==> flow/design.v <==
module clock_converter(board_clk, rst, clk, ce);
input board_clk, rst;
output reg clk;
output ce;
reg a;
always@(posedge board_clk or posedge rst)
	begin
		if (rst)
			begin
				a <= 1'b0;
				clk <= 1'b0;
			end
		else
			begin
				a <= ~a;
				clk <= a;
			end
	end
assign ce = a;
endmodule
module VGA_Controller(board_clk, rst, ce, xCount, yCount, ScreenArea, hsync, vsync, blank_n);
input board_clk, rst, ce;
output reg [9:0]xCount, yCount; 
output reg ScreenArea;  
output hsync, vsync, blank_n;
reg p_hSync, p_vSync; 
localparam [9:0] porchHF = 10'd640;  
localparam [9:0] syncH = 10'd655; 
localparam [9:0] porchHB = 10'd747;  
localparam [9:0] maxH = 10'd793;  
localparam [9:0] porchVF = 10'd480;  
localparam [9:0] syncV = 10'd490;  
localparam [9:0] porchVB = 10'd492;  
localparam [9:0] maxV = 10'd525;  
always@(posedge board_clk or posedge rst)
	begin
		if (rst)
			xCount <= 10'd0;
		else if (ce)
			begin
				if(xCount == maxH)
					xCount <= 10'd0;
				else
					xCount <= xCount + 10'd1;
			end
	end
always@(posedge board_clk or posedge rst)
	begin
		if (rst)
			yCount <= 10'd0;
		else if (ce)
			begin
				if(xCount == maxH)
					begin
						if(yCount == maxV)
							yCount <= 10'd0;
						else
							yCount <= yCount + 10'd1;
					end
			end
	end
always@(posedge board_clk or posedge rst)  
	begin
		if (rst)
			ScreenArea <= 1'b0;
		else if (ce)
			ScreenArea <= ((xCount < porchHF) && (yCount < porchVF)); 
	end
always@(posedge board_clk or posedge rst)  
	begin
		if (rst)
			begin
				p_hSync <= 1'b0;
				p_vSync <= 1'b0;
			end
		else if (ce)
			begin
				p_hSync <= ((xCount >= syncH) && (xCount < porchHB)); 
				p_vSync <= ((yCount >= syncV) && (yCount < porchVB)); 
			end
	end
assign vsync = ~p_vSync; 
assign hsync = ~p_hSync;
assign blank_n = ScreenArea;
endmodule
module blocks(board_clk, rst, ce, xCount, yCount, block);
input board_clk, rst, ce;
input [9:0]xCount;
input [9:0]yCount;
output reg [15:0]block;
localparam [9:0] COL0 = 10'd50, COL1 = 10'd175, COL2 = 10'd300, COL3 = 10'd425;
localparam [9:0] ROW0 = 10'd50, ROW1 = 10'd150, ROW2 = 10'd250, ROW3 = 10'd350;
always@(posedge board_clk or posedge rst) 
	begin
		if (rst)
			block <= 16'd0;
		else if (ce)
			begin
				block[0] <= (xCount > COL0 && xCount < (COL0 + 10'd125)) && (yCount > ROW0 && yCount < (ROW0 + 10'd100));
				block[1] <= (xCount > COL1 && xCount < (COL1 + 10'd125)) && (yCount > ROW0 && yCount < (ROW0 + 10'd100));
				block[2] <= (xCount > COL2 && xCount < (COL2 + 10'd125)) && (yCount > ROW0 && yCount < (ROW0 + 10'd100));
				block[3] <= (xCount > COL3 && xCount < (COL3 + 10'd125)) && (yCount > ROW0 && yCount < (ROW0 + 10'd100));
				block[4] <= (xCount > COL0 && xCount < (COL0 + 10'd125)) && (yCount > ROW1 && yCount < (ROW1 + 10'd100));
				block[5] <= (xCount > COL1 && xCount < (COL1 + 10'd125)) && (yCount > ROW1 && yCount < (ROW1 + 10'd100));
				block[6] <= (xCount > COL2 && xCount < (COL2 + 10'd125)) && (yCount > ROW1 && yCount < (ROW1 + 10'd100));
				block[7] <= (xCount > COL3 && xCount < (COL3 + 10'd125)) && (yCount > ROW1 && yCount < (ROW1 + 10'd100));
				block[8] <= (xCount > COL0 && xCount < (COL0 + 10'd125)) && (yCount > ROW2 && yCount < (ROW2 + 10'd100));
				block[9] <= (xCount > COL1 && xCount < (COL1 + 10'd125)) && (yCount > ROW2 && yCount < (ROW2 + 10'd100));
				block[10] <= (xCount > COL2 && xCount < (COL2 + 10'd125)) && (yCount > ROW2 && yCount < (ROW2 + 10'd100));
				block[11] <= (xCount > COL3 && xCount < (COL3 + 10'd125)) && (yCount > ROW2 && yCount < (ROW2 + 10'd100));
				block[12] <= (xCount > COL0 && xCount < (COL0 + 10'd125)) && (yCount > ROW3 && yCount < (ROW3 + 10'd100));
				block[13] <= (xCount > COL1 && xCount < (COL1 + 10'd125)) && (yCount > ROW3 && yCount < (ROW3 + 10'd100));
				block[14] <= (xCount > COL2 && xCount < (COL2 + 10'd125)) && (yCount > ROW3 && yCount < (ROW3 + 10'd100));
				block[15] <= (xCount > COL3 && xCount < (COL3 + 10'd125)) && (yCount > ROW3 && yCount < (ROW3 + 10'd100));
			end
	end
endmodule
module Runner2048 (board_clk, VGA_R, VGA_G, VGA_B, hsync, vsync, clk, blank_n, rst, inputnums);
input board_clk, rst; 
input [3:0] inputnums; 
output hsync, vsync, clk, blank_n;
wire ce;  
clock_converter clocks(board_clk, rst, clk, ce);  
wire [9:0] xCount; 
wire [9:0] yCount;
wire ScreenArea;
VGA_Controller VGA(board_clk, rst, ce, xCount, yCount, ScreenArea, hsync, vsync, blank_n);
output reg [7:0]VGA_R, VGA_G, VGA_B;
reg R;
reg G;
reg B;
reg Rn, Gn, Bn;  
wire game_over;
wire win;
wire game_over_text = 1'b0;  
wire win_text = 1'b0;  
reg [11:0] row0[3:0];
reg [11:0] row1[3:0];
reg [11:0] row2[3:0];
reg [11:0] row3[3:0];
assign game_over = ((row0[0] !== row0[1]) && (row0[0] !== row1[0]) && (row0[1] !== row1[1]) && (row0[1] !== row0[2]) &&(row0[2] !== row1[2]) &&
	(row0[2] !== row0[3]) && (row0[3] !== row1[3]) && (row1[0] !== row1[1]) && (row1[0] !== row2[0]) && (row1[1] !== row2[1]) && 
	(row1[1] !== row1[2]) && (row1[2] !== row1[3]) && (row1[2] !== row2[2]) && (row1[3] !== row2[3]) && (row2[0] !== row2[1]) && 
	(row2[0] !== row3[0]) && (row2[1] !== row2[2]) && (row2[1] !== row3[1]) && (row2[2] !== row3[2]) && (row2[2] !== row2[3]) && 
	(row2[3] !== row3[3]) && (row3[0] !== row3[1]) && (row3[1] !== row3[2]) && (row3[2] !== row3[3])&&(row0[0] !== 0)&&
	(row0[1] !== 0)&&(row0[2] !== 0)&&(row0[3] !== 0)&&(row1[0] !== 0)&&(row1[1] !== 0)
	&&(row1[2] !== 0)&&(row1[3] !== 0)&&(row2[0] !== 0)&&(row2[1] !== 0)&&(row2[2] !== 0)
	&&(row2[3] !== 0)&&(row3[0] !== 0)&&(row3[1] !== 0)&&(row3[2] !== 0)&&(row3[3] !== 0));
assign win = ((row0[0] == 256) || (row0[1] == 256) || (row0[2] == 256) || (row0[3] == 256) || (row1[0] == 256) || (row1[1] == 256) || (row1[2] == 256) || (row1[3] == 256) || 
(row2[0] == 256) || (row2[1] == 256) || (row2[2] == 256) || (row2[3] == 256) || (row3[0] == 256) || (row3[1] == 256) || (row3[2] == 256) || (row3[3] == 256));
wire [15:0] squares1;
blocks bloc(board_clk, rst, ce, xCount,yCount,squares1);
reg [15:0]squares;
integer i;
integer a;
always @(posedge board_clk or posedge rst)
	begin
		if (rst)
			squares <= 16'd0;
		else if (ce)
			squares <= squares1;
	end
always @(*)
	begin
		if (game_over == 1'b0)
			begin
				if (win == 1'b0)
					begin
						Rn = 1'b0;
						Gn = 1'b0;
						Bn = 1'b0;
						for (i = 0; i < 4; i = i + 1) begin
							if(row0[i] == 0) begin
								Rn = Rn || squares[i];
								Gn = Gn || squares[i];
								Bn = Bn || squares[i];
							end
							else if(row0[i] == 2) begin
								Rn = Rn || squares[i];
							end
							else if(row0[i] == 4) begin
								Bn = Bn || squares[i];
							end
							else if(row0[i] == 8) begin
								Gn = Gn || squares[i];
							end
							else if(row0[i] == 16) begin
								Rn = Rn || squares[i];
								Bn = Bn || squares[i];
							end
							else if(row0[i] == 32) begin
								Rn = Rn || squares[i];
								Gn = Gn || squares[i];
							end
							else if(row0[i] == 64) begin
								Bn = Bn || squares[i];
								Gn = Gn || squares[i];
							end
							else if(row0[i] == 128) begin
								Bn = Bn;
								Gn = Gn;
								Rn = Rn;
							end
						end   
						i = 0;
						for (i = 0; i < 4; i = i + 1) begin
							if(row1[i] == 0) begin
								Rn = Rn || squares[i + 4];
								Gn = Gn || squares[i + 4];
								Bn = Bn || squares[i + 4];
							end
							else if(row1[i] == 2) begin
								Rn = Rn || squares[i + 4];
							end
							else if(row1[i] == 4) begin
								Bn = Bn || squares[i + 4];
							end
							else if(row1[i] == 8) begin
								Gn = Gn || squares[i + 4];
							end
							else if(row1[i] == 16) begin
								Rn = Rn || squares[i + 4];
								Bn = Bn || squares[i + 4];
							end
							else if(row1[i] == 32) begin
								Rn = Rn || squares[i + 4];
								Gn = Gn || squares[i + 4];
							end
							else if(row1[i] == 64) begin
								Bn = Bn || squares[i + 4];
								Gn = Gn || squares[i + 4];
							end
							else if(row1[i] == 128) begin
								Bn = Bn;
								Gn = Gn;
								Rn = Rn;
							end
						end   
						for (i = 0; i < 4; i = i + 1) begin
							if(row2[i] == 0) begin
								Rn = Rn || squares[i + 8];
								Gn = Gn || squares[i + 8];
								Bn = Bn || squares[i + 8];
							end
							else if(row2[i] == 2) begin
								Rn = Rn || squares[i + 8];
							end
							else if(row2[i] == 4) begin
								Bn = Bn || squares[i + 8];
							end
							else if(row2[i] == 8) begin
								Gn = Gn || squares[i + 8];
							end
							else if(row2[i] == 16) begin
								Rn = Rn || squares[i + 8];
								Bn = Bn || squares[i + 8];
							end
							else if(row2[i] == 32) begin
								Rn = Rn || squares[i + 8];
								Gn = Gn || squares[i + 8];
							end
							else if(row2[i] == 64) begin
								Bn = Bn || squares[i + 8];
								Gn = Gn || squares[i + 8];
							end
							else if(row2[i] == 128) begin
								Bn = Bn;
								Gn = Gn;
								Rn = Rn;
							end
						end   
						for (i = 0; i < 4; i = i + 1) begin
							if(row3[i] == 0) begin
								Rn = Rn || squares[i + 12];
								Gn = Gn || squares[i + 12];
								Bn = Bn || squares[i + 12];
							end
							else if(row3[i] == 2) begin
								Rn = Rn || squares[i + 12];
							end
							else if(row3[i] == 4) begin
								Bn = Bn || squares[i + 12];
							end
							else if(row3[i] == 8) begin
								Gn = Gn || squares[i + 12];
							end
							else if(row3[i] == 16) begin
								Rn = Rn || squares[i + 12];
								Bn = Bn || squares[i + 12];
							end
							else if(row3[i] == 32) begin
								Rn = Rn || squares[i + 12];
								Gn = Gn || squares[i + 12];
							end
							else if(row3[i] == 64) begin
								Bn = Bn || squares[i + 12];
								Gn = Gn || squares[i + 12];
							end
							else if(row3[i] == 128) begin
								Bn = Bn;
								Gn = Gn;
								Rn = Rn;
							end
						end   
					end
				else
					begin
						Rn = 1'b0;
						Gn = ScreenArea & !win_text;
						Bn = 1'b0;
					end
			end
		else
			begin
				Rn = ScreenArea & !game_over_text;
				Gn = 1'b0;
				Bn = 1'b0;
			end
	end
always @(posedge board_clk or posedge rst)
	begin
		if (rst)
			begin
				R <= 1'b0;
				G <= 1'b0;
				B <= 1'b0;
			end
		else if (ce)
			begin
				R <= Rn;
				G <= Gn;
				B <= Bn;
			end
	end
reg [2:0] state;
reg [3:0] NS;
reg [3:0] inputnumbers;
reg ran;  
reg terminate;  
reg terminate_q;  
parameter START = 3'b000,
          MOVEUP = 3'b001,
          MOVEDOWN = 3'b010,
          MOVELEFT = 3'b011,
          MOVERIGHT = 3'b100,
			 REVERSETRANSLATE = 3'b101,
			 CHECK = 3'b111; 
reg [11:0] vert0[3:0];
reg [11:0] vert1[3:0];
reg [11:0] vert2[3:0];
reg [11:0] vert3[3:0];
always @ (posedge board_clk, posedge rst) 
	begin 
	if(rst)  begin 
	row0[0] <= 12'd0; 
	row0[1] <= 12'd0; 
	row0[2] <= 12'd0; 
	row0[3] <= 12'd0; 
	row1[0] <= 12'd0; 
	row1[1] <= 12'd0; 
	row1[2] <= 12'd0; 
	row1[3] <= 12'd0; 
	row2[0] <= 12'd0; 
	row2[1] <= 12'd0; 
	row2[2] <= 12'd0; 
	row2[3] <= 12'd0; 
	row3[0] <= 12'd0; 
	row3[1] <= 12'd0; 
	row3[2] <= 12'd0; 
	row3[3] <= 12'd0; 
	ran = 0;
	terminate = 0;
	terminate_q <= 1'b0;
	NS <= START;
 vert0[0] <= 12'd0;  
			  vert0[1] <= 12'd0; 
			  vert0[2] <= 12'd0; 
			  vert0[3] <= 12'd0; 
			  vert1[0] <= 12'd0; 
			  vert1[1] <= 12'd0; 
			  vert1[2] <= 12'd0; 
			  vert1[3] <= 12'd0; 
			  vert2[0] <= 12'd0; 
			  vert2[1] <= 12'd0; 
			  vert2[2] <= 12'd0; 
			  vert2[3] <= 12'd0; 
			  vert3[0] <= 12'd0; 
			  vert3[1] <= 12'd0; 
			  vert3[2] <= 12'd0; 
			  vert3[3] <= 12'd0; 
	end 
	else begin 
	ran = 0;
	terminate = terminate_q;
	case (state) 
		START: begin 
			case(inputnums)
				4'b0111: begin 
					NS <= MOVEUP;
					end 
				4'b1011: begin 
					NS <= MOVEDOWN;
					end 
				4'b1101: begin 
					NS <= MOVELEFT;
					end 
				4'b1110: begin 
				   NS <= MOVERIGHT;
					end 
				default: begin 
				    vert0[0] <= row0[0]; 
			  vert0[1] <= row1[0];
			  vert0[2] <= row2[0];
			  vert0[3] <= row3[0];
			  vert1[0] <= row0[1];
			  vert1[1] <= row1[1];
			  vert1[2] <= row2[1];
			  vert1[3] <= row3[1];
			  vert2[0] <= row0[2];
			  vert2[1] <= row1[2];
			  vert2[2] <= row2[2];
			  vert2[3] <= row3[2];
			  vert3[0] <= row0[3];
			  vert3[1] <= row1[3];
			  vert3[2] <= row2[3];
			  vert3[3] <= row3[3];
					ran = 0;
					NS <= START; 
					terminate = 0;
					end 
				endcase
		   end 
		REVERSETRANSLATE: begin 
			row0[0] <= vert0[0];
			row0[1] <= vert1[0]; 
			row0[2] <= vert2[0]; 
			row0[3] <= vert3[0]; 
			row1[0] <= vert0[1];
			row1[1] <= vert1[1]; 
			row1[2] <= vert2[1]; 
			row1[3] <= vert3[1]; 
			row2[0] <= vert0[2]; 
			row2[1] <= vert1[2]; 
			row2[2] <= vert2[2]; 
			row2[3] <= vert3[2]; 
			row3[0] <= vert0[3]; 
			row3[1] <= vert1[3]; 
			row3[2] <= vert2[3]; 
			row3[3] <= vert3[3]; 
			 terminate = 0;
			NS <= CHECK; 
		end 
		MOVEUP: begin 
						for (a = 0; a < 3; a = a + 1) begin
						  if (((vert0[a] == 12'd0) || (vert0[a] == vert0[a + 1]))&&!(vert0[a] + vert0[a+1] == 12'd0)&&!(terminate)) begin
							 vert0[a] <= vert0[a] + vert0[a + 1];
							 vert0[a + 1] <= 12'd0;
							 ran = 1;
							 terminate  = 1;
						  end
						  end 
						for (a = 0; a < 3; a = a + 1) begin
						  if (((vert1[a] == 12'd0) || (vert1[a] == vert1[a + 1]))&&!(vert1[a] + vert1[a+1] == 12'd0)&&!(terminate) ) begin
							 vert1[a] <= vert1[a] + vert1[a + 1];
							 vert1[a + 1] <= 12'd0;
							 ran = 1;
							 terminate = 1;
						  end
						 end 
						 for (a = 0; a < 3; a = a + 1) begin
						  if (((vert2[a] == 12'd0) || (vert2[a] == vert2[a + 1]))&&!(vert2[a] + vert2[a+1] == 12'd0)&&!(terminate) ) begin
							 vert2[a] <= vert2[a] + vert2[a + 1];
							 vert2[a + 1] <= 12'd0;
							 ran = 1;
							 terminate = 1;
						  end
						 end 
						 for (a = 0; a < 3; a = a + 1) begin
						  if (((vert3[a] == 12'd0) || (vert3[a] == vert3[a + 1]))&&!(vert3[a] + vert3[a+1] == 12'd0)&&!(terminate)) begin
							 vert3[a] <= vert3[a] + vert3[a + 1];
							 vert3[a + 1] <= 12'd0;
							 ran = 1;
							 terminate = 1;
						  end
						 end 
						if(ran == 1) begin 
						 NS <= MOVEUP; 
						 ran = 0;
						 terminate = 0;
						 end 
						 else begin 
						  terminate = 0;
						 NS <= REVERSETRANSLATE;
						end 
		end 
		MOVEDOWN: begin 
		   for (a = 3; a > 0; a = a - 1) begin
			 if (((vert0[a] == 12'd0) || (vert0[a] == vert0[a - 1])) && !(vert0[a] + vert0[a - 1] == 12'd0) && !(terminate)) begin
				vert0[a] <= vert0[a] + vert0[a - 1];
				vert0[a - 1] <= 12'd0;
				ran = 1;
				terminate = 1;
			 end
		  end
		  for (a = 3; a > 0; a = a - 1) begin
			 if (((vert1[a] == 12'd0) || (vert1[a] == vert1[a - 1])) && !(vert1[a] + vert1[a - 1] == 12'd0) && !(terminate)) begin
				vert1[a] <= vert1[a] + vert1[a - 1];
				vert1[a - 1] <= 12'd0;
				ran = 1;
				terminate = 1;
			 end
		  end
		  for (a = 3; a > 0; a = a - 1) begin
			 if (((vert2[a] == 12'd0) || (vert2[a] == vert2[a - 1])) && !(vert2[a] + vert2[a - 1] == 12'd0) && !(terminate)) begin
				vert2[a] <= vert2[a] + vert2[a - 1];
				vert2[a - 1] <= 12'd0;
				ran = 1;
				terminate = 1;
			 end
		  end
		  for (a = 3; a > 0; a = a - 1) begin
			 if (((vert3[a] == 12'd0) || (vert3[a] == vert3[a - 1])) && !(vert3[a] + vert3[a - 1] == 12'd0) && !(terminate)) begin
				vert3[a] <= vert3[a] + vert3[a - 1];
				vert3[a - 1] <= 12'd0;
				ran = 1;
				terminate = 1;
			 end
		  end
		  if(ran == 1) begin 
			 NS <= MOVEDOWN;
			 ran = 0;
			 terminate = 0;
		  end else begin
			 NS <= REVERSETRANSLATE;
			 terminate = 0;
		  end
		end
		MOVELEFT: begin
						for (a = 0; a < 3; a = a + 1) begin
						  if (((row0[a] == 12'd0) || (row0[a] == row0[a + 1]))&&!(row0[a] + row0[a+1] == 12'd0)&&!(terminate)) begin
							 row0[a] <= row0[a] + row0[a + 1];
							 row0[a + 1] <= 12'd0;
							 ran = 1;
							 terminate  = 1;
						  end
						  end 
						for (a = 0; a < 3; a = a + 1) begin
						  if (((row1[a] == 12'd0) || (row1[a] == row1[a + 1]))&&!(row1[a] + row1[a+1] == 12'd0)&&!(terminate) ) begin
							 row1[a] <= row1[a] + row1[a + 1];
							 row1[a + 1] <= 12'd0;
							 ran = 1;
							 terminate = 1;
						  end
						 end 
						 for (a = 0; a < 3; a = a + 1) begin
						  if (((row2[a] == 12'd0) || (row2[a] == row2[a + 1]))&&!(row2[a] + row2[a+1] == 12'd0)&&!(terminate) ) begin
							 row2[a] <= row2[a] + row2[a + 1];
							 row2[a + 1] <= 12'd0;
							 ran = 1;
							 terminate = 1;
						  end
						 end 
						 for (a = 0; a < 3; a = a + 1) begin
						  if (((row3[a] == 12'd0) || (row3[a] == row3[a + 1]))&&!(row3[a] + row3[a+1] == 12'd0)&&!(terminate)) begin
							 row3[a] <= row3[a] + row3[a + 1];
							 row3[a + 1] <= 12'd0;
							 ran = 1;
							 terminate = 1;
						  end
						 end 
						if(ran == 1) begin 
						 NS <= MOVELEFT; 
						 ran = 0;
						 terminate = 0;
						 end 
						 else begin 
						  terminate = 0;
						 NS <= CHECK;
						end 
		end
		MOVERIGHT: begin
		  for (a = 3; a > 0; a = a - 1) begin
			 if (((row0[a] == 12'd0) || (row0[a] == row0[a - 1])) && !(row0[a] + row0[a - 1] == 12'd0) && !(terminate)) begin
				row0[a] <= row0[a] + row0[a - 1];
				row0[a - 1] <= 12'd0;
				ran = 1;
				terminate = 1;
			 end
		  end
		  for (a = 3; a > 0; a = a - 1) begin
			 if (((row1[a] == 12'd0) || (row1[a] == row1[a - 1])) && !(row1[a] + row1[a - 1] == 12'd0) && !(terminate)) begin
				row1[a] <= row1[a] + row1[a - 1];
				row1[a - 1] <= 12'd0;
				ran = 1;
				terminate = 1;
			 end
		  end
		  for (a = 3; a > 0; a = a - 1) begin
			 if (((row2[a] == 12'd0) || (row2[a] == row2[a - 1])) && !(row2[a] + row2[a - 1] == 12'd0) && !(terminate)) begin
				row2[a] <= row2[a] + row2[a - 1];
				row2[a - 1] <= 12'd0;
				ran = 1;
				terminate = 1;
			 end
		  end
		  for (a = 3; a > 0; a = a - 1) begin
			 if (((row3[a] == 12'd0) || (row3[a] == row3[a - 1])) && !(row3[a] + row3[a - 1] == 12'd0) && !(terminate)) begin
				row3[a] <= row3[a] + row3[a - 1];
				row3[a - 1] <= 12'd0;
				ran = 1;
				terminate = 1;
			 end
		  end
		  if(ran == 1) begin 
			 NS <= MOVERIGHT;
			 ran = 0;
			 terminate = 0;
		  end else begin
			 NS <= CHECK;
			 terminate = 0;
		  end
		end
		CHECK: begin
		if( inputnums == 4'b1111) begin 
			if(row0[0] == 0 || row0[1] == 0 || row0[2] == 0 || row0[3] == 0) begin
				for (a = 0; a < 4; a = a + 1) begin
						  if ((row0[a] == 0) && !(terminate)) begin
							row0[a] <= 12'd2;;
							terminate = 1;
						  end
				 end 
				 NS <= START; 
			end 
			else if(row1[0] == 0 || row1[1] == 0 || row1[2] == 0 || row1[3] == 0) begin
				for (a = 0; a < 4; a = a + 1) begin
						  if ((row1[a] == 0) && !(terminate)) begin
							row1[a] <= 12'd2;;
							terminate = 1;
						  end
				 end 
				 NS <= START; 
			end 
			else if(row2[0] == 0 || row2[1] == 0 || row2[2] == 0 || row2[3] == 0) begin
				for (a = 0; a < 4; a = a + 1) begin
						  if ((row2[a] == 0) && !(terminate)) begin
							row2[a] <= 12'd2;;
							terminate = 1;
						  end
				 end 
				 NS <= START; 
			end 
			else if(row3[0] == 0 || row3[1] == 0 || row3[2] == 0 || row3[3] == 0) begin
				for (a = 0; a < 4; a = a + 1) begin
						  if ((row3[a] == 0) && !(terminate)) begin
							row3[a] <= 12'd2;
							terminate = 1;
						  end
				 end
				NS <= START; 
			end 
			else begin 
			NS <= START;
		end 
		end 
		else 
		begin 
		NS<= CHECK;
		end
		end
	endcase 
	terminate_q <= terminate;
	end 
	end 
always @ (posedge board_clk, posedge rst) 
	begin 
	if(rst)  begin 
	state <= START;
	end 
	else begin 
	state <= NS; 
	end 
	end 
always @ (posedge board_clk or posedge rst)
	begin
		if (rst)
			begin
				VGA_R <= 8'd0;
				VGA_G <= 8'd0;
				VGA_B <= 8'd0;
			end
		else if (ce)
			begin
				VGA_R <= {8{R}};
				VGA_G <= {8{G}};
				VGA_B <= {8{B}};
			end
	end 
endmodule
# Reports on Runner2048
# The steps from the RTL of Runner2048 to its reports follow in flow order.
# Line numbers count from 1 in the design file above.
# Operators carry their Yosys type and port widths (W data, S select, Z words).
# Cell names lack the library's common part.
# A cell with n/a has no value.
# design
top_module	Runner2048
clock	board_clk
cell_library	sky130hd
corner	tt_025C_1v80

# After elaboration
# Source: Yosys, flattened and elaborated. Widths are those after wreduce. Registers that Yosys merges into a memory's read port (data or address) are not register bits. Print and check cells do not count.
# bits
ff_bits	454
latchBits	0
ramBits	0
mem_bits_ro	0
clocked_rd_ports_x_width	0
n_memories	0
in_bits	6
out_inout_bits	28
elab_cells	1752
# classes
add_sub_neg	26
mul	0
div	0
cmp	22
n_eq	303
n_shift	0
n_mux	857
bitwise	3
reduce_logical	476
# ops
operator	n
$mux W12	184
$pmux W12 S4	16
$logic_not A12 Y1	56
$mux W1	631
$eq A12 B12 Y1	48
$pmux W12 S3	16
$add A12 B12 Y12	24
$nex A12 B12 Y1	24
$nex A12 B1 Y1 const B	16
$eq A12 B2 Y1 const B	16
$eq A12 B3 Y1 const B	16
$eq A12 B4 Y1 const B	16
$eq A12 B5 Y1 const B	16
$eq A12 B6 Y1 const B	16
$eq A12 B7 Y1 const B	16
$eq A12 B9 Y1 const B	16
$logic_and A1 B1 Y1	178
$logic_or A1 B1 Y1	120
$ne A2 B2 Y1 const B	57
$ne A3 B3 Y1 const B	32
$logic_not A1 Y1	81
$reduce_and A4 Y1	17
$lt A10 B9 Y1 const B	6
$reduce_and A9 Y1	4
$reduce_and A8 Y1	4
$lt A10 B10 Y1 const B	3
$gt A10 B8 Y1 const B	3
$lt A10 B8 Y1 const B	3
# Not listed: further kinds 28, cells in them 52.

# Longest topological paths
# Yosys ltp: most cells in a row. Word level: on the elaborated netlist, between registers, memories and ports. Mapped: between sequential cells and ports; inverters and the memories' decode and read muxes count.
# depth
depth_word	191
abc_area	0
depth_mapped	15
mapped_depth_nobuf	13

# After synthesis
# Source: synth_stat.txt of the flow (Yosys; design flattened, memories mapped). It holds for the ABC_AREA given above (unset counts as 0); a run with the other value may have another netlist.
# The area totals of this step are shown rounded.
# mapped
cells	5127
synth_area_um2	44000
seqArea_um2	11000
ffs	454
buffers	319
# types
cell	n	type_area_um2
dfrtp_1	454	1.14E+04
mux2_2	326	3.67E+03
ha_1	271	3.39E+03
xnor2_1	199	1.74E+03
o21ai_0	335	1.68E+03
xor2_1	181	1585.27
nand2_1	374	1.4E+03
a21oi_1	268	1.34E+03
nor4_1	191	1.19E+03
nor2_1	272	1.02E+03
clkbuf_1	265	994.704
nor3_1	158	790.758
inv_1	197	739.459
a22oi_1	93	698.17
a21o_1	92	690.662
nand3_1	129	645.619
a22o_1	70	613.088
a211oi_1	69	517.997
# Other cell types: 85; their cells: 1183.
# The figures by module come from a second, unflattened synthesis with its own total; it is not the netlist above.
# unflattened
cells_unflattened	5119
area_unflattened_um2	44000
# Rows give one instance, submodules left out.
# modules
module	instances	n_cells	mod_area_um2	mod_seq_area_um2
Runner2048	1	4890	41000	10000
VGA_Controller	1	120	1200	580
blocks	1	105	1000	400
clock_converter	1	4	58	50

# Worst setup path after synthesis
# OpenSTA on the mapped netlist: ideal clock, no wires. The path of least setup slack (recovery checks aside). Input and output delay are each 20% of the period. Register names are those of the netlist, which keeps one name where synthesis merged equal registers.
# synth_path
path_type	input-to-reg
from	input inputnums[1]
to	register vert1[0][0]
clock_period_ns	20.0
input_delay_ns	4.000
setup_time_ns	0.125
launch_ns	4.000
arrival_ns	6.073
t_required_ns	19.875
setup_slack_ns	13.802
path_delay_ns	2.198
path_stages	10
n_path_buf	3
synth_period_reached_ns	6.198
# "path_delay_ns" is the arrival time less input delay plus setup time.
# "path_stages" counts driving pins, that of a launching flip-flop among them; a cell with two outputs on the path counts twice.
# "synth_period_reached_ns" is the clock period less the worst setup slack; recovery checks do not enter. This is arithmetic on one report: input and output delays are still those of the set period (20% each).
# Between the ends stands the longest chain of elaborated cells between them, by number of cells; it is not shown to be the way that was timed. Of several equally long chains one is given.
# Each line given opens the expression or statement behind the cell; cells for indexed reads and writes are added by Yosys, which also makes memories of some case tables.
# At most two assigning lines are given for a register; there are more.
# synth_between
cell_sequence	clkbuf_1 xnor2_1 a21oi_1 a21oi_1 or3_1 and3_1 clkbuf_1 o211ai_1 clkbuf_1 mux2_2
elab_chain_cells	4
cone_cells	9
lines_between	2
cone_classes	eq/ne (5); mux (2); reduce/logical (2)
# synth_lines
item	line_no	text
start: declaration	120	input [3:0] inputnums;
$eq A4 B4 Y1	397	case(inputnums)
$reduce_or A4 Y1	n/a
$mux W12	397
$pmux W12 S3	395	case (state)
end: assignment	415	vert1[0] <= row0[1];
end: assignment	464	vert1[a] <= vert1[a] + vert1[a + 1];
end: declaration	349	reg [11:0] vert1[3:0];

# Timing after layout
# Path of least setup slack in the final report of run A (OpenROAD, finished layout, wires in). Where an end is a register, its clock arrival counts in the times.
# layout_path
path_type	input-to-reg
from	input inputnums[1]
to	register vert3[3][6]
clock_period_ns	20.0
input_delay_ns	4.00
setup_time_ns	0.11
launch_ns	4.00
arrival_ns	7.48
t_required_ns	20.56
setup_slack_ns	13.08
path_stages	9
n_path_buf	1
# Between the ends stands the longest chain of elaborated cells between them, by number of cells; it is not shown to be the way that was timed. Of several equally long chains one is given.
# At most two assigning lines are given for a register; there are more.
# layout_between
cell_sequence	clkdlybuf4s50_1 xnor2_1 a21oi_1 a21oi_1 or3_1 and3_2 o21ai_0 a211oi_4 mux2_2
elab_chain_cells	4
cone_cells	9
lines_between	2
cone_classes	eq/ne (5); mux (2); reduce/logical (2)
# layout_lines
item	line_no	text
start: declaration	120	input [3:0] inputnums;
$eq A4 B4 Y1	397	case(inputnums)
$reduce_or A4 Y1	n/a
$mux W12	397
$pmux W12 S3	395	case (state)
end: assignment	426	vert3[3] <= row3[3];
end: assignment	523	vert3[a] <= vert3[a] + vert3[a - 1];
end: declaration	351	reg [11:0] vert3[3:0];

# Settings and measured results of 5 stored flow runs for module Runner2048 (sky130hd), not sorted in any way. The constraints put input and output delay at 20% of the set period each and load the outputs with 0.01 pF.
# "achieved_period_ns" means the clock period less the worst setup slack. The figure is calculated, with input and output delays left at 20% of the set period.
# "timing.worst_path_ns" means the part of the period allowed to the worst setup path (the constraints hold back 20% at inputs and 20% at outputs) less its slack; where the path has registers, the arrival times of their clocks count too.
# "total_power_mw" is the tool's figure for a default switching activity; nothing was simulated.
# Results are given in rounded form.
# Among the settings, n/a means not set for that run.
# Among the results, n/a means that no value is shown for the run.
stored run	CELL_PAD_IN_SITES_GLOBAL_PLACEMENT	CTS_CLUSTER_DIAMETER	MAX_ROUTING_LAYER	SETUP_SLACK_MARGIN	SLEW_MARGIN	TNS_END_PERCENT	period_ns	CAP_MARGIN	CORE_MARGIN	CORE_UTILIZATION	ABC_AREA	CELL_PAD_IN_SITES_DETAIL_PLACEMENT	CORE_ASPECT_RATIO	GPL_ROUTABILITY_DRIVEN	GPL_TIMING_DRIVEN	HOLD_SLACK_MARGIN	MIN_ROUTING_LAYER	yosys_chip_area_um2	die_um2	utilization_pct	ws_setup_ns	holdWs_ns	total_power_mw	achieved_period_ns	timing.worst_path_ns	worstPathKind
run A	2	188	met4	2.13	35	40	20.0	20	2	40	n/a	n/a	n/a	n/a	n/a	n/a	n/a	44000	110000	44	13	0.38	8.0	6.918	2.92	input-to-reg
run B	1	334	met4	2.13	40	40	20.0	5	2	40	0	2	0.64	1	0	0.23	met2	n/a	n/a	n/a	n/a	n/a	n/a	n/a	n/a	n/a
run C	2	106	met4	2.13	40	40	20.0	5	2	40	n/a	n/a	n/a	n/a	n/a	n/a	n/a	44000	110000	44	13	0.37	7.9	6.888	2.89	input-to-reg
run D	n/a	n/a	n/a	n/a	20	n/a	20.0	20	2	40	n/a	n/a	n/a	n/a	n/a	n/a	n/a	44000	110000	43	13	0.39	7.6	7.130	3.13	input-to-reg
run E	n/a	n/a	n/a	n/a	20	n/a	8.93	20	2	40	n/a	n/a	n/a	n/a	n/a	n/a	n/a	44000	110000	43	2.8	0.39	17	6.164	6.16	reg-to-reg
# Run B: not finished: routing ended with error GRT-0116
